==> flow/design.v <==
module pc(
    input clk,
    input reset,
    input pcwrite,
    input [7:0] next_pc,
    output reg [7:0] pc
);
    always @ (posedge clk or posedge reset) begin
        if (reset) begin
            pc <= 8'b0;
        end
        else if (pcwrite) begin
            pc <= next_pc;
        end
    end
endmodule
module IF_ID (
    input clk,
    input reset,
    input [18:0] IF_instruction,
    input IF_IDwrite,
    input [7:0] IF_pc_plus_one,
    output reg [7:0] ID_pc_plus_one,
    output reg [18:0] ID_instruction,
    output reg ID_valid
);
    always @(posedge clk or posedge reset) begin
        if (reset) begin
            ID_valid <= 1'b0;
        end
        else if (IF_IDwrite) begin
            ID_valid <= 1'b1;
        end
    end
    always @(posedge clk) begin
        if (IF_IDwrite) begin
            ID_instruction <= IF_instruction;
            ID_pc_plus_one <= IF_pc_plus_one;
        end
    end
endmodule
module control(
    input [4:0] opcode,
    input hazard,
    output reg ID_branch,
    output reg ID_regwrite,
    output reg ID_memtoreg,
    output reg ID_memread,
    output reg ID_memwrite,
    output reg ID_alusrc,
    output reg ID_aluop,
    output reg ID_regdist,
    output reg ID_branchtype,
    output reg ID_push,
    output reg ID_pop,
    output reg ID_ret,
    output reg ID_jump
);
    always @(*) begin
        ID_branch = 1'b0;
        ID_regwrite = 1'b0;
        ID_memtoreg = 1'b0;
        ID_memread = 1'b0;
        ID_memwrite = 1'b0;
        ID_alusrc = 1'b0;
        ID_aluop = 1'b0;
        ID_regdist = 1'b0;
        ID_branchtype = 1'b0;
        ID_push = 1'b0;
        ID_pop = 1'b0;
        ID_ret = 1'b0;
        ID_jump = 1'b0;
        if (!hazard) begin
            case (opcode)
                5'd0: begin
                    ID_regdist = 1'b1;
                    ID_regwrite = 1'b1;
                end
                5'd1: begin
                    ID_regdist = 1'b1;
                    ID_regwrite = 1'b1;
                end
                5'd2: begin
                    ID_jump = 1'b1;
                end
                5'd3: begin
                    ID_branch = 1'b1;
                    ID_branchtype = 1'b0;
                end
                5'd4: begin
                    ID_branch = 1'b1;
                    ID_branchtype = 1'b1;
                end
                5'd5: begin
                    ID_push = 1'b1;
                    ID_jump = 1'b1;
                    ID_regdist = 1'b1;
                    ID_regwrite = 1'b1;
                    ID_alusrc = 1'b1;
                end
                5'd6: begin
                    ID_pop = 1'b1;
                    ID_ret = 1'b1;
                    ID_regdist = 1'b1;
                    ID_regwrite = 1'b1;
                    ID_alusrc = 1'b1;
                end
                5'd7: begin
                    ID_memread = 1'b1;
                    ID_memtoreg = 1'b1;
                    ID_regwrite = 1'b1;
                    ID_alusrc = 1'b1;
                end
                5'd8: begin
                    ID_memwrite = 1'b1;
                    ID_alusrc = 1'b1;
                end
                5'd9: begin
                    ID_regwrite = 1'b1;
                end
                5'd10: begin
                    ID_regwrite = 1'b1;
                    ID_alusrc = 1'b1;
                end
                default: begin
                end
            endcase
        end
    end
endmodule
module reg_file(
    input clk,
    input reset,
    input WB_regwrite,
    input ID_push,
    input ID_pop,
    input [2:0] rs1,
    input [2:0] rs2,
    input [2:0] ws,
    input [18:0] wd,
    output reg [18:0] ID_rd1,
    output reg [18:0] ID_rd2,
    output [2:0] sp
);
    integer i;
    reg [2:0] SP;
    reg [18:0] register_file[0:7];
    assign sp = SP;
    always @(*) begin
        if (WB_regwrite && (ws == rs1))
            ID_rd1 = wd;
        else
            ID_rd1 = register_file[rs1];
        if (WB_regwrite && (ws == rs2))
            ID_rd2 = wd;
        else
            ID_rd2 = register_file[rs2];
    end
    always @(posedge clk or posedge reset) begin
        if (reset) begin
            for (i=0;i<8;i=i+1) begin
                register_file[i] <= 19'd0;
            end
            SP <= 3'd7;
        end else begin
            if (WB_regwrite) begin
                register_file[ws] <= wd;
            end
            if (ID_push) begin
                SP <= SP - 3'd1;
            end
            else if (ID_pop) begin
                SP <= SP + 3'd1;
            end
        end
    end
endmodule
module comparator (
    input [18:0] ID_rd1,
    input [18:0] ID_rd2,
    output reg zero
);
    always @(*) begin
        if (ID_rd1 == ID_rd2) begin
            zero = 1'b1;
        end
        else begin
            zero = 1'b0;
        end
    end
endmodule
module ID_EX(
    input clk,
    input reset,
    input [4:0] ID_opcode,
    input ID_regwrite,
    input ID_memtoreg,
    input ID_memread,
    input ID_memwrite,
    input ID_alusrc,
    input ID_aluop,
    input ID_regdist,
    input [7:0] ID_immediate,
    input [2:0] ID_rs,
    input [2:0] ID_rt,
    input [2:0] ID_rd,
    input [18:0] ID_rd1,
    input [18:0] ID_rd2,
    output reg [4:0] EX_opcode,
    output reg EX_regwrite,
    output reg EX_memtoreg,
    output reg EX_memread,
    output reg EX_memwrite,
    output reg EX_alusrc,
    output reg EX_aluop,
    output reg EX_regdist,
    output reg [7:0] EX_immediate,
    output reg [2:0] EX_rs,
    output reg [2:0] EX_rt,
    output reg [2:0] EX_rd,
    output reg [18:0] EX_rd1,
    output reg [18:0] EX_rd2
);
    always @(posedge clk or posedge reset) begin
        if (reset) begin
            EX_regwrite <= 1'b0;
            EX_memread <= 1'b0;
            EX_memwrite <= 1'b0;
        end
        else begin
            EX_regwrite <= ID_regwrite;
            EX_memread <= ID_memread;
            EX_memwrite <= ID_memwrite;
        end
    end
    always @(posedge clk) begin
        EX_opcode <= ID_opcode;
        EX_memtoreg <= ID_memtoreg;
        EX_alusrc <= ID_alusrc;
        EX_aluop <= ID_aluop;
        EX_regdist <= ID_regdist;
        EX_immediate <= ID_immediate;
        EX_rs <= ID_rs;
        EX_rt <= ID_rt;
        EX_rd <= ID_rd;
        EX_rd1 <= ID_rd1;
        EX_rd2 <= ID_rd2;
    end
endmodule
module alu_mux(
    input [1:0] sel,
    input [18:0] EX_data,
    input [18:0] MEM_data,
    input [18:0] WB_data,
    output reg [18:0] in
);
    always @(*) begin
        case (sel)
            2'b00 : in = EX_data;
            2'b01 : in = MEM_data;
            2'b10 : in = WB_data;
            default: in = 19'd0;
        endcase
    end
endmodule
module alu_control (
    input [4:0] opcode,
    input [4:0] funct,
    output reg [4:0] operation
);
    always @(*) begin
        case (opcode)
            5'd0: operation = funct;
            5'd1: operation = funct;
            5'd9: operation = funct;
            5'd10: operation = 5'd12;
            5'd8: operation = 5'd12;
            5'd7: operation = 5'd12;
            5'd5: operation = 5'd12;
            5'd6: operation = 5'd12;
            default: operation = 5'd0;
        endcase
    end
endmodule
module alu (
    input [18:0] in1,
    input [18:0] in2,
    input [4:0] alu_ctrl,
    output reg [18:0] EX_out
);
    always @(*) begin
        case (alu_ctrl)
            5'd0: EX_out = in1 + in2;
            5'd1: EX_out = in1 - in2;
            5'd2: EX_out = in1 * in2;
            5'd3: EX_out = (in2 == 19'd0) ? 19'd0 : in1 / in2;
            5'd4: EX_out = in1 + 1;
            5'd5: EX_out = in1 - 1;
            5'd6: EX_out = in1 & in2;
            5'd7: EX_out = in1 | in2;
            5'd8: EX_out = in1 ^ in2;
            5'd9: EX_out = ~in1;
            5'd10: EX_out = in1 ^ 19'b0011001010111010110;  
            5'd11: EX_out = in1 ^ 19'b0011001010111010110;
            5'd12: EX_out = in2;
            default: EX_out = 19'd0;
        endcase
    end
endmodule
module EX_MEM (
    input clk,
    input reset,
    input EX_regwrite,
    input EX_memtoreg,
    input EX_memread,
    input EX_memwrite,
    input [18:0] EX_out,
    input [18:0] EX_wdata,
    input [2:0] EX_rd,
    output reg MEM_regwrite,
    output reg MEM_memtoreg,
    output reg MEM_memread,
    output reg MEM_memwrite,
    output reg [18:0] MEM_out,
    output reg [18:0] MEM_wdata,
    output reg [2:0] MEM_rd
);
    always @(posedge clk or posedge reset) begin
        if (reset) begin
            MEM_regwrite <= 1'b0;
            MEM_memread <= 1'b0;
            MEM_memwrite <= 1'b0;
        end
        else begin
            MEM_regwrite <= EX_regwrite;
            MEM_memread <= EX_memread;
            MEM_memwrite <= EX_memwrite;
        end
    end
    always @(posedge clk) begin
        MEM_memtoreg <= EX_memtoreg;
        MEM_out <= EX_out;
        MEM_wdata <= EX_wdata;
        MEM_rd <= EX_rd;
    end
endmodule
module MEM_WB (
    input clk,
    input reset,
    input MEM_regwrite,
    input MEM_memtoreg,
    input [18:0] MEM_rdata,
    input [18:0] MEM_out,
    input [2:0] MEM_rd,
    output reg WB_regwrite,
    output reg WB_memtoreg,
    output reg [18:0] WB_rdata,
    output reg [18:0] WB_out,
    output reg [2:0] WB_rd
);
always @(posedge clk or posedge reset) begin
    if (reset) begin
        WB_regwrite <= 1'b0;
    end
    else begin
        WB_regwrite <= MEM_regwrite;
    end
end
always @(posedge clk) begin
    WB_memtoreg <= MEM_memtoreg;
    WB_rdata <= MEM_rdata;
    WB_out <= MEM_out;
    WB_rd <= MEM_rd;
end
endmodule
module forwarding_unit (
    input [2:0] EX_rs,
	input [2:0] EX_rt,
	input [2:0] MEM_rd,
	input [2:0] WB_rd,
	input MEM_regwrite,
	input WB_regwrite,
	output reg [1:0] mux_in1,
	output reg [1:0] mux_in2
);
    always @ (*) begin
	    mux_in1 = 2'b00;
		mux_in2 = 2'b00;
		if ((MEM_rd == EX_rs) && (MEM_regwrite)) begin
		    mux_in1 =2'b01;
		end
		if ((MEM_rd == EX_rt) && (MEM_regwrite)) begin
		    mux_in2 =2'b01;
		end
		if (((WB_rd == EX_rs) && (WB_regwrite)) && ~((MEM_rd == EX_rs) && (MEM_regwrite))) begin
            mux_in1 = 2'b10;
        end
		if (((WB_rd == EX_rt) && (WB_regwrite)) && ~((MEM_rd == EX_rt) && (MEM_regwrite))) begin
            mux_in2 = 2'b10;
        end
	end 
endmodule
module hazard_detection(
    input reset,
    input EX_memread,
    input [2:0] EX_rt,
    input [2:0] ID_rt,
    input [2:0] ID_rs,
    input ID_reads_early,
    input [2:0] ID_ra1,
    input [2:0] ID_ra2,
    input EX_regwrite,
    input [2:0] EX_dest,
    input MEM_regwrite,
    input [2:0] MEM_rd,
    output reg hazard,
    output reg IF_IDwrite,
    output reg PCwrite
);
    wire early_hazard;
    assign early_hazard = ID_reads_early &&
        ((EX_regwrite && ((EX_dest == ID_ra1) || (EX_dest == ID_ra2))) ||
         (MEM_regwrite && ((MEM_rd == ID_ra1) || (MEM_rd == ID_ra2))));
    always @ (*) begin
        if (reset) begin
            hazard = 1'b0;
            IF_IDwrite = 1'b1;
            PCwrite = 1'b1;
        end
        else if ((EX_memread && ((EX_rt == ID_rt) || (EX_rt == ID_rs))) || early_hazard) begin
            hazard = 1'b1;
            IF_IDwrite = 1'b0;
            PCwrite = 1'b0;
        end
        else begin
            hazard = 1'b0;
            IF_IDwrite = 1'b1;
            PCwrite = 1'b1;
        end
    end
endmodule
module cpu(
    input clk,
    input reset,
    output [7:0] imem_addr,
    input [18:0] imem_data,
    output [7:0] dmem_addr,
    output [18:0] dmem_wdata,
    output dmem_we,
    input [18:0] dmem_rdata,
    output rf_we,
    output [2:0] rf_waddr,
    output [18:0] rf_wdata
);
    wire [7:0] ret_mux_pc;
    wire [7:0] pc;
    wire pcwrite;
    wire IF_IDwrite;
    wire hazard;
    wire WB_regwrite;
    pc pc_cpu (
        .clk(clk),
        .reset(reset),
        .pcwrite(pcwrite),
        .next_pc(ret_mux_pc),
        .pc(pc)
    );
    wire [18:0] IF_instruction;
    assign imem_addr = pc;
    assign IF_instruction = imem_data;
    wire [7:0] IF_pc_plus_one;
    assign IF_pc_plus_one = pc + 8'd1;
    wire [7:0] ID_pc_plus_one;
    wire [18:0] ID_instruction;
    wire ID_valid;
    wire branch_signal;
    IF_ID IF_ID_cpu (
        .clk(clk),
        .reset(reset),
        .IF_instruction(IF_instruction),
        .IF_IDwrite(IF_IDwrite),
        .IF_pc_plus_one(IF_pc_plus_one),
        .ID_pc_plus_one(ID_pc_plus_one),
        .ID_instruction(ID_instruction),
        .ID_valid(ID_valid)
    );
    wire ID_branch, ID_regwrite, ID_memtoreg, ID_memread, ID_memwrite, ID_alusrc, ID_aluop;
    wire ID_regdist, ID_branchtype, ID_push, ID_pop, ID_ret, ID_jump;
    control control_cpu(
        .opcode(ID_instruction[18:14]),
        .hazard(hazard | ~ID_valid),
        .ID_branch(ID_branch),
        .ID_regwrite(ID_regwrite),
        .ID_memtoreg(ID_memtoreg),
        .ID_memread(ID_memread),
        .ID_memwrite(ID_memwrite),
        .ID_alusrc(ID_alusrc),
        .ID_aluop(ID_aluop),
        .ID_regdist(ID_regdist),
        .ID_branchtype(ID_branchtype),
        .ID_push(ID_push),
        .ID_pop(ID_pop),
        .ID_ret(ID_ret),
        .ID_jump(ID_jump)
    );
    wire [18:0] wd;
    wire [18:0] ID_rd1, ID_rd2;
    wire [2:0] ws;
    wire [2:0] sp;
    wire ID_is_ret = (ID_instruction[18:14] == 5'd6);
    wire ID_is_call = (ID_instruction[18:14] == 5'd5);
    wire [2:0] ID_ra1 = ID_is_ret ? (sp + 3'd1) : ID_instruction[13:11];
    wire [2:0] ID_ra2 = ID_instruction[10:8];
    reg_file reg_file_cpu(
        .clk(clk),
        .reset(reset),
        .WB_regwrite(WB_regwrite),
        .ID_push(ID_push),
        .ID_pop(ID_pop),
        .rs1(ID_ra1),
        .rs2(ID_ra2),
        .ws(ws),
        .wd(wd),
        .ID_rd1(ID_rd1),
        .ID_rd2(ID_rd2),
        .sp(sp)
    );
    wire zero;
    comparator comparator_cpu(
        .ID_rd1(ID_rd1),
        .ID_rd2(ID_rd2),
        .zero(zero)
    );
    wire zero_flag;
    assign zero_flag = (ID_branchtype) ? ~zero : zero;
    assign branch_signal = ID_branch && zero_flag;
    wire [7:0] branch_mux_pc;
    assign branch_mux_pc = (branch_signal) ? ID_instruction[7:0] : IF_pc_plus_one;
    wire [7:0] jump_mux_pc;
    assign jump_mux_pc = (ID_jump) ? ID_instruction[7:0] : branch_mux_pc;
    assign ret_mux_pc = (ID_ret) ? ID_rd1[7:0] : jump_mux_pc;
    wire [7:0] ID_immediate = ID_is_call ? ID_pc_plus_one :
                              (ID_is_ret ? 8'd0 : ID_instruction[7:0]);
    wire [2:0] ID_rd = ID_is_call ? sp :
                       (ID_is_ret ? (sp + 3'd1) : ID_instruction[7:5]);
    wire EX_regwrite, EX_memtoreg, EX_memread, EX_memwrite, EX_alusrc, EX_aluop, EX_regdist;
    wire [7:0] EX_immediate;
    wire [2:0] EX_rs, EX_rt, EX_rd;
    wire [18:0] EX_rd1, EX_rd2;
    wire [4:0] EX_opcode;
    ID_EX ID_EX_cpu(
        .clk(clk),
        .reset(reset),
        .ID_opcode(ID_instruction[18:14]),
        .ID_regwrite(ID_regwrite),
        .ID_memtoreg(ID_memtoreg),
        .ID_memread(ID_memread),
        .ID_memwrite(ID_memwrite),
        .ID_alusrc(ID_alusrc),
        .ID_aluop(ID_aluop),
        .ID_regdist(ID_regdist),
        .ID_immediate(ID_immediate),
        .ID_rs(ID_instruction[13:11]),
        .ID_rt(ID_instruction[10:8]),
        .ID_rd(ID_rd),
        .ID_rd1(ID_rd1),
        .ID_rd2(ID_rd2),
        .EX_opcode(EX_opcode),
        .EX_regwrite(EX_regwrite),
        .EX_memtoreg(EX_memtoreg),
        .EX_memread(EX_memread),
        .EX_memwrite(EX_memwrite),
        .EX_alusrc(EX_alusrc),
        .EX_aluop(EX_aluop),
        .EX_regdist(EX_regdist),
        .EX_immediate(EX_immediate),
        .EX_rs(EX_rs),
        .EX_rt(EX_rt),
        .EX_rd(EX_rd),
        .EX_rd1(EX_rd1),
        .EX_rd2(EX_rd2)
    );
    wire [1:0] sel1, sel2;
    wire [18:0] in1, EX_in2_mux, in2;
    wire [18:0] MEM_out;
    alu_mux alu_mux_in1(
        .sel(sel1),
        .EX_data(EX_rd1),
        .MEM_data(MEM_out),
        .WB_data(wd),
        .in(in1)
    );
    alu_mux alu_mux_in2(
        .sel(sel2),
        .EX_data(EX_rd2),
        .MEM_data(MEM_out),
        .WB_data(wd),
        .in(EX_in2_mux)
    );
    wire [18:0] extended_EX_immediate;
    assign extended_EX_immediate = { 11'b0, EX_immediate};
    assign in2 = (EX_alusrc) ? extended_EX_immediate : EX_in2_mux;
    wire [4:0] alu_ctrl;
    alu_control alu_control_cpu(
        .opcode(EX_opcode),
        .funct(EX_immediate[4:0]),
        .operation(alu_ctrl)
    );
    wire [18:0] EX_out;
    alu alu_cpu(
        .in1(in1),
        .in2(in2),
        .alu_ctrl(alu_ctrl),
        .EX_out(EX_out)
    );
    wire [2:0] EX_rd_muxed;
    assign EX_rd_muxed = (EX_regdist) ? EX_rd : EX_rt;
    wire MEM_regwrite, MEM_memtoreg, MEM_memread, MEM_memwrite;
    wire [18:0] MEM_wdata;
    wire [2:0] MEM_rd;
    EX_MEM EX_MEM_cpu (
        .clk(clk),
        .reset(reset),
        .EX_regwrite(EX_regwrite),
        .EX_memtoreg(EX_memtoreg),
        .EX_memread(EX_memread),
        .EX_memwrite(EX_memwrite),
        .EX_out(EX_out),
        .EX_wdata(EX_in2_mux),
        .EX_rd(EX_rd_muxed),
        .MEM_regwrite(MEM_regwrite),
        .MEM_memtoreg(MEM_memtoreg),
        .MEM_memread(MEM_memread),
        .MEM_memwrite(MEM_memwrite),
        .MEM_out(MEM_out),
        .MEM_wdata(MEM_wdata),
        .MEM_rd(MEM_rd)
    );
    wire [18:0] MEM_rdata;
    assign dmem_addr = MEM_out[7:0];
    assign dmem_wdata = MEM_wdata;
    assign dmem_we = MEM_memwrite;
    assign MEM_rdata = dmem_rdata;
    wire WB_memtoreg;
    wire [18:0] WB_rdata, WB_out;
    wire [2:0] WB_rd;
    MEM_WB MEM_WB_cpu(
        .clk(clk),
        .reset(reset),
        .MEM_regwrite(MEM_regwrite),
        .MEM_memtoreg(MEM_memtoreg),
        .MEM_rdata(MEM_rdata),
        .MEM_out(MEM_out),
        .MEM_rd(MEM_rd),
        .WB_regwrite(WB_regwrite),
        .WB_memtoreg(WB_memtoreg),
        .WB_rdata(WB_rdata),
        .WB_out(WB_out),
        .WB_rd(WB_rd)
    );
    assign ws = WB_rd;
    assign wd = (WB_memtoreg) ? WB_rdata : WB_out;
    assign rf_we = WB_regwrite;
    assign rf_waddr = WB_rd;
    assign rf_wdata = wd;
    forwarding_unit forwarding_unit_cpu(
        .EX_rs(EX_rs),
        .EX_rt(EX_rt),
        .MEM_rd(MEM_rd),
        .WB_rd(WB_rd),
        .MEM_regwrite(MEM_regwrite),
        .WB_regwrite(WB_regwrite),
        .mux_in1(sel1),
        .mux_in2(sel2)
    );
    wire ID_reads_early = ID_valid && ((ID_instruction[18:14] == 5'd3) ||
                          (ID_instruction[18:14] == 5'd4) || ID_is_ret);
    hazard_detection hazard_detection_cpu(
        .reset(reset),
        .EX_memread(EX_memread),
        .EX_rt(EX_rt),
        .ID_rs(ID_instruction[13:11]),
        .ID_rt(ID_instruction[10:8]),
        .ID_reads_early(ID_reads_early),
        .ID_ra1(ID_ra1),
        .ID_ra2(ID_ra2),
        .EX_regwrite(EX_regwrite),
        .EX_dest(EX_rd_muxed),
        .MEM_regwrite(MEM_regwrite),
        .MEM_rd(MEM_rd),
        .hazard(hazard),
        .IF_IDwrite(IF_IDwrite),
        .PCwrite(pcwrite)
    );
endmodule
Step by step through the tools: cpu

Each step is given for the RTL above and for the edited RTL.
"original" refers to lines of the RTL above, "edited" to lines of the edited file.
"difference" is "edited" less "original", of the values as shown.
Library cell names are shortened.
Not given: --

Top module: cpu
Clock input: clk
Standard-cell library: sky130hd
Corner: tt_025C_1v80

Edit of the RTL

The edit as a unified diff against the file above.
A script made this edit. It changes what the design does and was not meant as an optimisation.

```diff
@@ -342,6 +342,6 @@
         MEM_out <= EX_out;
         MEM_wdata <= EX_wdata;
-        MEM_rd <= EX_rd;
-    end
+    end
+    always @(*) MEM_rd = EX_rd;
 endmodule
 module MEM_WB (
```

Word level

Counts by Yosys on the flattened word-level netlist (proc, flatten, opt, wreduce). Print and check cells are left out. Cells with the same type and inputs are merged into one.
Memory sizes are those after Yosys's memory passes, which may raise the word count (mostly to a power of two), join words into wider ones and drop unused or constant bits.

Storage and ports:

| what                            | original | edited | difference |
| memory cells                    | 1        | 1      | 0 |
| elaborated cells                | 203      | 199    | -4 |
| memory bits (read-only)         | 192      | 192    | 0 |
| register bits                   | 344      | 341    | -3 |
| word width x clocked read ports | 12       | 12     | 0 |
| input bits                      | 40       | 40     | 0 |
| output and inout bits           | 59       | 59     | 0 |

Memories:

| what                                         | original    | edited |
| shape (words x width / read and write ports) | 16x12 r1 w0 | 16x12 r1 w0 |

Operators by class:

| what                      | original | edited | difference |
| equal/unequal tests       | 61       | 59     | -2 |
| add/subtract/negate cells | 7        | 7      | 0 |
| mux-type cells            | 43       | 43     | 0 |
| bitwise logic cells       | 10       | 10     | 0 |
| div/mod/pow operators     | 1        | 1      | 0 |
| reduce/logical cells      | 42       | 41     | -1 |
| multiply operators        | 1        | 1      | 0 |

Operator list:

| operator                                                               | original | edited | difference |
| 3-bit equality test                                                    | 12       | 10     | -2 |
| 1-bit logical OR                                                       | 7        | 6      | -1 |
| 1-bit two-way mux                                                      | 17       | 17     | 0 |
| 1-bit logical AND                                                      | 14       | 14     | 0 |
| 3-bit equality test (second input constant)                            | 12       | 12     | 0 |
| 5-bit by 3-bit equality test with 1-bit output (second input constant) | 10       | 10     | 0 |
| 5-bit by 4-bit equality test with 1-bit output (second input constant) | 8        | 8      | 0 |
| 2-bit AND reduction                                                    | 8        | 8      | 0 |
| 3-bit by 2-bit equality test with 1-bit output (second input constant) | 6        | 6      | 0 |
| 3-bit two-way mux                                                      | 6        | 6      | 0 |
| 19-bit two-way mux                                                     | 5        | 5      | 0 |
| 8-bit two-way mux                                                      | 5        | 5      | 0 |
| 1-bit NOT                                                              | 4        | 4      | 0 |
| 3-bit by 1-bit equality test with 1-bit output (second input constant) | 3        | 3      | 0 |
| 5-bit by 2-bit equality test with 1-bit output (second input constant) | 3        | 3      | 0 |
| 3-bit logical NOT                                                      | 3        | 3      | 0 |
| 2-bit by 1-bit equality test with 1-bit output (second input constant) | 2        | 2      | 0 |
| 2-bit equality test (second input constant)                            | 2        | 2      | 0 |
| 5-bit by 1-bit equality test with 1-bit output (second input constant) | 2        | 2      | 0 |
| 2-bit logical NOT                                                      | 2        | 2      | 0 |
| 5-bit logical NOT                                                      | 2        | 2      | 0 |
| 2-bit two-way mux                                                      | 2        | 2      | 0 |
| 19-bit case mux with 3-bit select                                      | 2        | 2      | 0 |
| 19-bit case mux with 8-bit select                                      | 2        | 2      | 0 |
| 2-bit OR reduction                                                     | 2        | 2      | 0 |
| 19-bit by 1-bit adder with 19-bit output (second input constant)       | 1        | 1      | 0 |
| 19-bit adder                                                           | 1        | 1      | 0 |
| 3-bit by 1-bit adder with 3-bit output (second input constant)         | 1        | 1      | 0 |

Not every row of either side is listed.

Logic depth

Longest topological path by Yosys (ltp), each cell counted once; first at word level (registers and memories cut), then after technology mapping (sequential cells cut; the memories' decode and read muxes count).

Logic depth:

| what                         | original | edited | difference |
| depth in word-level cells    | 17       | 17     | 0 |
| ABC_AREA                     | 0        | 0      | -- |
| mapped depth                 | 211      | 198    | -13 |
| mapped depth without buffers | 194      | 179    | -15 |

Mapped cells and area

Yosys stat after the flow's synthesis: flattened, memories mapped to cells. It holds for the ABC_AREA given above (unset counts as 0); a run with the other value may have another netlist.

Cells by type:

| cell     | original | edited | difference |
| nor2_1   | 439      | 514    | +75 |
| a21oi_1  | 250      | 295    | +45 |
| buf_2    | 7        | 45     | +38 |
| o21ai_0  | 309      | 276    | -33 |
| mux2i_1  | 75       | 106    | +31 |
| clkbuf_1 | 185      | 159    | -26 |
| nand2_1  | 394      | 417    | +23 |
| nand3_1  | 108      | 85     | -23 |
| nor3_1   | 114      | 92     | -22 |
| xor2_1   | 44       | 66     | +22 |
| nand4_1  | 27       | 48     | +21 |
| nand2b_1 | 30       | 50     | +20 |
| o21a_1   | 81       | 65     | -16 |
| o31ai_1  | 32       | 17     | -15 |
| nor4_1   | 13       | 27     | +14 |
| a22oi_1  | 17       | 30     | +13 |
| a21o_1   | 60       | 72     | +12 |
| o221ai_1 | 38       | 26     | -12 |

Not every row of either side is listed.

Synthesis totals:

| what                    | original | edited  | difference |
| buffers                 | 224      | 243     | +19 |
| flip-flops              | 354      | 351     | -3 |
| mapped cells            | 4131     | 4451    | +320 |
| chip area (Yosys) (µm²) | 33573.4  | 35784.3 | +2210.9 |
| sequential area (µm²)   | 8211.6   | 8151.6  | -60.0 |

The figures by module come from a second, unflattened synthesis with its own total; it is not the netlist above.

Unflattened totals:

| what                               | original | edited  | difference |
| cells (unflattened synthesis)      | 3844     | 3823    | -21 |
| area (unflattened synthesis) (µm²) | 34346.7  | 33841.2 | -505.5 |

Rows give one instance, submodules left out.

By module, original:

| module           | area (µm²) | times used | seq. area (µm²) | cells |
| alu              | 18212.5    | 1          | 0.0             | 2491 |
| reg_file         | 8998.6     | 1          | 3882.5          | 802 |
| ID_EX            | 1360.1     | 1          | 1356.3          | 68 |
| cpu              | 1018.5     | 1          | 0.0             | 132 |
| EX_MEM           | 919.6      | 1          | 915.9           | 46 |
| MEM_WB           | 869.6      | 1          | 865.8           | 44 |
| IF_ID            | 845.8      | 1          | 835.8           | 30 |
| alu_mux          | 415.4      | 2          | 0.0             | 45 |
| pc               | 335.3      | 1          | 200.2           | 18 |
| control          | 269.0      | 1          | 0.0             | 35 |
| hazard_detection | 241.5      | 1          | 0.0             | 32 |
| comparator       | 210.2      | 1          | 0.0             | 25 |
| forwarding_unit  | 152.6      | 1          | 0.0             | 18 |
| alu_control      | 82.6       | 1          | 0.0             | 13 |

By module, edited:

| module           | area (µm²) | times used | seq. area (µm²) | cells |
| alu              | 17744.5    | 1          | 0.0             | 2470 |
| reg_file         | 8998.6     | 1          | 3882.5          | 802 |
| ID_EX            | 1360.1     | 1          | 1356.3          | 68 |
| cpu              | 1018.5     | 1          | 0.0             | 132 |
| EX_MEM           | 882.1      | 1          | 855.8           | 46 |
| MEM_WB           | 869.6      | 1          | 865.8           | 44 |
| IF_ID            | 845.8      | 1          | 835.8           | 30 |
| alu_mux          | 415.4      | 2          | 0.0             | 45 |
| pc               | 335.3      | 1          | 200.2           | 18 |
| control          | 269.0      | 1          | 0.0             | 35 |
| hazard_detection | 241.5      | 1          | 0.0             | 32 |
| comparator       | 210.2      | 1          | 0.0             | 25 |
| forwarding_unit  | 152.6      | 1          | 0.0             | 18 |
| alu_control      | 82.6       | 1          | 0.0             | 13 |

Timing after synthesis

Path of least setup slack by OpenSTA after synthesis, without wires, with an ideal clock, recovery checks aside; 20% of the period is set as input and as output delay. Where synthesis merged equal registers, the netlist keeps one of their names.

Timing after synthesis:

| what                                | original                        | edited                          | difference |
| path kind                           | reg-to-reg                      | reg-to-reg                      | -- |
| start point                         | register MEM_WB_cpu.WB_memtoreg | register MEM_WB_cpu.WB_memtoreg | -- |
| end point                           | register EX_MEM_cpu.MEM_out[0]  | register EX_MEM_cpu.MEM_out[0]  | -- |
| stages on the path                  | 204                             | 181                             | -23 |
| path buffers                        | 19                              | 20                              | +1 |
| delay of the path (ps)              | 41408                           | 37792                           | -3616 |
| launch time at the first pin (ps)   | 0                               | 0                               | 0 |
| setup time (ps)                     | 140                             | 130                             | -10 |
| required time (ps)                  | 37860                           | 37870                           | +10 |
| period (ps)                         | 38000                           | 38000                           | 0 |
| slack (ps)                          | -3408                           | 208                             | +3616 |
| arrival time (ps)                   | 41268                           | 37662                           | -3606 |
| period reached after synthesis (ps) | 41408                           | 37792                           | -3616 |

"delay of the path" = arrival - input delay + setup time.
"stages on the path" counts driving pins, that of a launching flip-flop among them; a cell with two outputs on the path counts twice.
"period reached after synthesis" = period - worst setup slack (recovery checks aside). The figure is calculated, with input and output delays left at 20% of the set period.
Between the ends stands the longest chain of elaborated cells between them, by number of cells; it is not shown to be the way that was timed. Of several equally long chains one is given.
Each line given opens the expression or statement behind the cell; cells for indexed reads and writes are added by Yosys, which also makes memories of some case tables.

Between the ends, after synthesis, original:
Cells stage by stage: dfxtp_1 buf_2 buf_2 mux2i_1 clkbuf_1 nor2_1 a21oi_1 o21ai_0 nor2_1 a21o_1 clkbuf_1 buf_1 ha_1 or2_2 nand3_1 nor2_1 mux2i_1 ha_1 [168 not listed] o21ai_1 clkbuf_1 mux2i_1 ha_1 nor2b_1 o21a_1 o21a_1 o21a_1 o21ai_0 nand2b_1 a21oi_1 o21a_1 o21ai_0 a211o_1 a21o_1 a21o_1 a21oi_1 o221ai_1
Length of the longest elaborated chain: 6
Elaborated cells between the ends (all ways): 17
RTL lines with such cells: 14
Classes of those cells: add/sub (4); mul (1); div (1); mux (6); logic (4); reduce/logical (1)

RTL lines, path after synthesis, original:

| what                                        | RTL line | RTL |
| from (decl)                                 | 356      | `output reg WB_memtoreg,` |
| from (assign)                               | 370      | `WB_memtoreg <= MEM_memtoreg;` |
| 19-bit two-way mux                          | 662      | `assign wd = (WB_memtoreg) ? WB_rdata : WB_out;` |
| 19-bit case mux with 3-bit select           | 258      | `case (sel)` |
| 19-bit two-way mux                          | 602      | `assign in2 = (EX_alusrc) ? extended_EX_immediate : EX_in2_mux;` |
| 19-bit by 19-bit divider with 19-bit output | 296      | `5'd3: EX_out = (in2 == 19'd0) ? 19'd0 : in1 / in2;` |
| 19-bit two-way mux                          | 296      |  |
| 19-bit case mux with 12-bit select          | 292      | `case (alu_ctrl)` |
| to (assign)                                 | 342      | `MEM_out <= EX_out;` |
| to (decl)                                   | 324      | `output reg [18:0] MEM_out,` |

Nets of the timed path that keep an RTL name, with a line that drives or declares them; the list need not be complete.

Nets with RTL names, path after synthesis, original:

| net                    | RTL line |
| EX_MEM_cpu.EX_wdata[0] | 258 |

Between the ends, after synthesis, edited:
Cells stage by stage: dfxtp_1 buf_2 buf_6 buf_4 buf_2 mux2i_2 inv_1 mux2i_1 o21ai_1 mux2i_1 clkbuf_1 ha_1 o2111ai_1 o41ai_1 a2bb2oi_1 ha_1 o21a_1 nor2_1 [145 not listed] nand2_1 nand3_1 a31o_2 clkbuf_1 mux2i_1 ha_1 nor2b_1 o21a_1 o21a_1 o21a_1 o21ai_0 nand2b_1 a21oi_1 o21ai_0 a221oi_1 o21ai_0 a31oi_1 o21ai_0
Length of the longest elaborated chain: 6
Elaborated cells between the ends (all ways): 17
RTL lines with such cells: 14
Classes of those cells: add/sub (4); mul (1); div (1); mux (6); logic (4); reduce/logical (1)

RTL lines, path after synthesis, edited:

| what                                        | RTL line | RTL |
| from (decl)                                 | 356      | `output reg WB_memtoreg,` |
| from (assign)                               | 370      | `WB_memtoreg <= MEM_memtoreg;` |
| 19-bit two-way mux                          | 662      | `assign wd = (WB_memtoreg) ? WB_rdata : WB_out;` |
| 19-bit case mux with 3-bit select           | 258      | `case (sel)` |
| 19-bit two-way mux                          | 602      | `assign in2 = (EX_alusrc) ? extended_EX_immediate : EX_in2_mux;` |
| 19-bit by 19-bit divider with 19-bit output | 296      | `5'd3: EX_out = (in2 == 19'd0) ? 19'd0 : in1 / in2;` |
| 19-bit two-way mux                          | 296      |  |
| 19-bit case mux with 12-bit select          | 292      | `case (alu_ctrl)` |
| to (assign)                                 | 342      | `MEM_out <= EX_out;` |
| to (decl)                                   | 324      | `output reg [18:0] MEM_out,` |

Nets with RTL names, path after synthesis, edited:

| net                    | RTL line |
| rf_wdata[0]            | 662 |
| EX_MEM_cpu.EX_wdata[0] | 258 |

Worst path after layout

Path of least setup slack in the final report of the runs of set A (OpenROAD, finished layout, wires in). Where an end is a register, its clock arrival counts in the times.
The path's times are printed in steps of 10 ps; the period is the one set.

Timing post-layout:

| what                              | original                       | edited                           | difference |
| path kind                         | reg-to-reg                     | reg-to-reg                       | -- |
| start point                       | register MEM_WB_cpu.WB_rd[2]   | register EX_MEM_cpu.MEM_regwrite | -- |
| end point                         | register EX_MEM_cpu.MEM_out[0] | register EX_MEM_cpu.MEM_out[0]   | -- |
| period (ps)                       | 38000                          | 38000                            | 0 |
| arrival time (ps)                 | 36810                          | 36200                            | -610 |
| setup time (ps)                   | 140                            | 160                              | +20 |
| stages on the path                | 190                            | 171                              | -19 |
| slack (ps)                        | 1640                           | 2260                             | +620 |
| required time (ps)                | 38450                          | 38460                            | +10 |
| launch time at the first pin (ps) | 570                            | 590                              | +20 |
| path buffers                      | 7                              | 10                               | +3 |

Between the ends stands the longest chain of elaborated cells between them, by number of cells; it is not shown to be the way that was timed. Of several equally long chains one is given.

Between the ends, post-layout, original:
Cells stage by stage: dfxtp_4 xor2_4 nor4_4 buf_4 mux2_4 a221oi_4 inv_2 nor4_4 nand4_1 nor2_1 mux2i_1 ha_1 o21a_1 o21ai_1 or3_4 or2_4 mux2i_1 ha_1 [154 not listed] o21a_1 o21ai_4 mux2i_1 ha_1 nor2b_1 o21a_1 o21a_1 o21a_1 o21ai_1 nand2b_1 a21oi_1 o21a_1 o21ai_1 a211o_1 a21o_1 a21o_1 a21oi_2 o221ai_1
Length of the longest elaborated chain: 10
Elaborated cells between the ends (all ways): 30
RTL lines with such cells: 15
Classes of those cells: add/sub (4); mul (1); div (1); eq/ne (6); mux (7); logic (4); reduce/logical (7)

RTL lines, path post-layout, original:

| what                                        | RTL line | RTL |
| from (decl)                                 | 359      | `output reg [2:0] WB_rd` |
| from (assign)                               | 373      | `WB_rd <= MEM_rd;` |
| 3-bit equality test                         | 398      | `if (((WB_rd == EX_rt) && (WB_regwrite)) && ~((MEM_rd == EX_rt) && (MEM_regwrite))) begin` |
| 1-bit logical AND (2 in a row)              | 398      |  |
| 2-bit two-way mux                           | 398      |  |
| 2-bit equality test                         | 258      | `case (sel)` |
| 19-bit case mux with 3-bit select           | 258      |  |
| 19-bit two-way mux                          | 602      | `assign in2 = (EX_alusrc) ? extended_EX_immediate : EX_in2_mux;` |
| 19-bit by 19-bit divider with 19-bit output | 296      | `5'd3: EX_out = (in2 == 19'd0) ? 19'd0 : in1 / in2;` |
| 19-bit two-way mux                          | 296      |  |
| 19-bit case mux with 12-bit select          | 292      | `case (alu_ctrl)` |
| to (assign)                                 | 342      | `MEM_out <= EX_out;` |
| to (decl)                                   | 324      | `output reg [18:0] MEM_out,` |

Between the ends, post-layout, edited:
Cells stage by stage: dfrtp_1 nor2b_2 a41oi_4 buf_4 nand2_1 o221a_2 nand4_1 o41ai_1 a2bb2oi_1 ha_1 o21a_1 nor2_1 nor2_1 nand2_1 mux2i_1 ha_1 o21a_1 o21a_1 [135 not listed] o2111ai_1 nand2_1 nand3_1 a31o_4 mux2i_1 ha_1 nor2b_1 o21a_1 o21a_1 o21a_1 o21ai_0 nand2b_1 a21oi_1 o21ai_0 a221oi_1 o21ai_0 a31oi_1 o21ai_0
Length of the longest elaborated chain: 10
Elaborated cells between the ends (all ways): 32
Classes of those cells: add/sub (4); mul (1); div (1); eq/ne (4); mux (9); logic (6); reduce/logical (7)

RTL lines, path post-layout, edited:

| what                                        | RTL line | RTL |
| from (decl)                                 | 320      | `output reg MEM_regwrite,` |
| from (assign)                               | 330      | `MEM_regwrite <= 1'b0;` |
| from (assign)                               | 335      | `MEM_regwrite <= EX_regwrite;` |
| 1-bit logical AND                           | 398      | `if (((WB_rd == EX_rt) && (WB_regwrite)) && ~((MEM_rd == EX_rt) && (MEM_regwrite))) begin` |
| 1-bit NOT                                   | 398      |  |
| 1-bit logical AND                           | 398      |  |
| 2-bit two-way mux                           | 398      |  |
| 2-bit equality test                         | 258      | `case (sel)` |
| 19-bit case mux with 3-bit select           | 258      |  |
| 19-bit two-way mux                          | 602      | `assign in2 = (EX_alusrc) ? extended_EX_immediate : EX_in2_mux;` |
| 19-bit by 19-bit divider with 19-bit output | 296      | `5'd3: EX_out = (in2 == 19'd0) ? 19'd0 : in1 / in2;` |
| 19-bit two-way mux                          | 296      |  |
| 19-bit case mux with 12-bit select          | 292      | `case (alu_ctrl)` |
| to (assign)                                 | 342      | `MEM_out <= EX_out;` |
| to (decl)                                   | 324      | `output reg [18:0] MEM_out,` |

Measured runs

Runs of the flow (Yosys, OpenROAD) on both versions; the two runs of a pair have the same settings. The constraints put input and output delay at 20% of the set period each and load the outputs with 0.01 pF.

Flow settings, set A:
period_ns: 38.0
CAP_MARGIN: 20
CORE_MARGIN: 2
CORE_UTILIZATION: 40
SLEW_MARGIN: 20

Results, set A:

| what                                   | original | edited  | difference |
| total negative setup slack (ps)        | 0        | 0       | 0 |
| setup slack of the critical path (ps)  | 1638     | 2258    | +620 |
| chip area in the Yosys report (µm²)    | 33573.4  | 35784.3 | +2210.9 |
| utilization of the finished layout (%) | 47.7     | 46.2    | -1.5 |
| area inside the die boundary (µm²)     | 86268.5  | 91869.6 | +5601.1 |
| standard-cell area after layout (µm²)  | 39784.4  | 40850.4 | +1066.0 |
| achieved period (ps)                   | 36362    | 35742   | -620 |
| post-route worst hold slack (ps)       | 327      | 331     | +4 |

Flow settings, set B:
CORE_UTILIZATION: 58
CTS_CLUSTER_DIAMETER: 58
GPL_ROUTABILITY_DRIVEN: 1
MAX_ROUTING_LAYER: met5
PLACE_DENSITY_LB_ADDON: 0.22
SETUP_SLACK_MARGIN: -2.0
SLEW_MARGIN: 30
TNS_END_PERCENT: 35
period_ns: 47.4
CAP_MARGIN: 20
CORE_MARGIN: 2

Results, set B:

| what                                   | original | edited  | difference |
| total negative setup slack (ps)        | 0        | 0       | 0 |
| setup slack of the critical path (ps)  | 1871     | 4005    | +2134 |
| chip area in the Yosys report (µm²)    | 33573.4  | 35784.3 | +2210.9 |
| utilization of the finished layout (%) | 64.4     | 63.4    | -1.0 |
| area inside the die boundary (µm²)     | 59826.7  | 63700.7 | +3874.0 |
| standard-cell area after layout (µm²)  | 36995.5  | 38901.1 | +1905.6 |
| achieved period (ps)                   | 45529    | 43395   | -2134 |
| post-route worst hold slack (ps)       | 328      | 325     | -3 |

"achieved period" = clock period - worst setup slack. The figure is calculated, with input and output delays left at 20% of the set period.
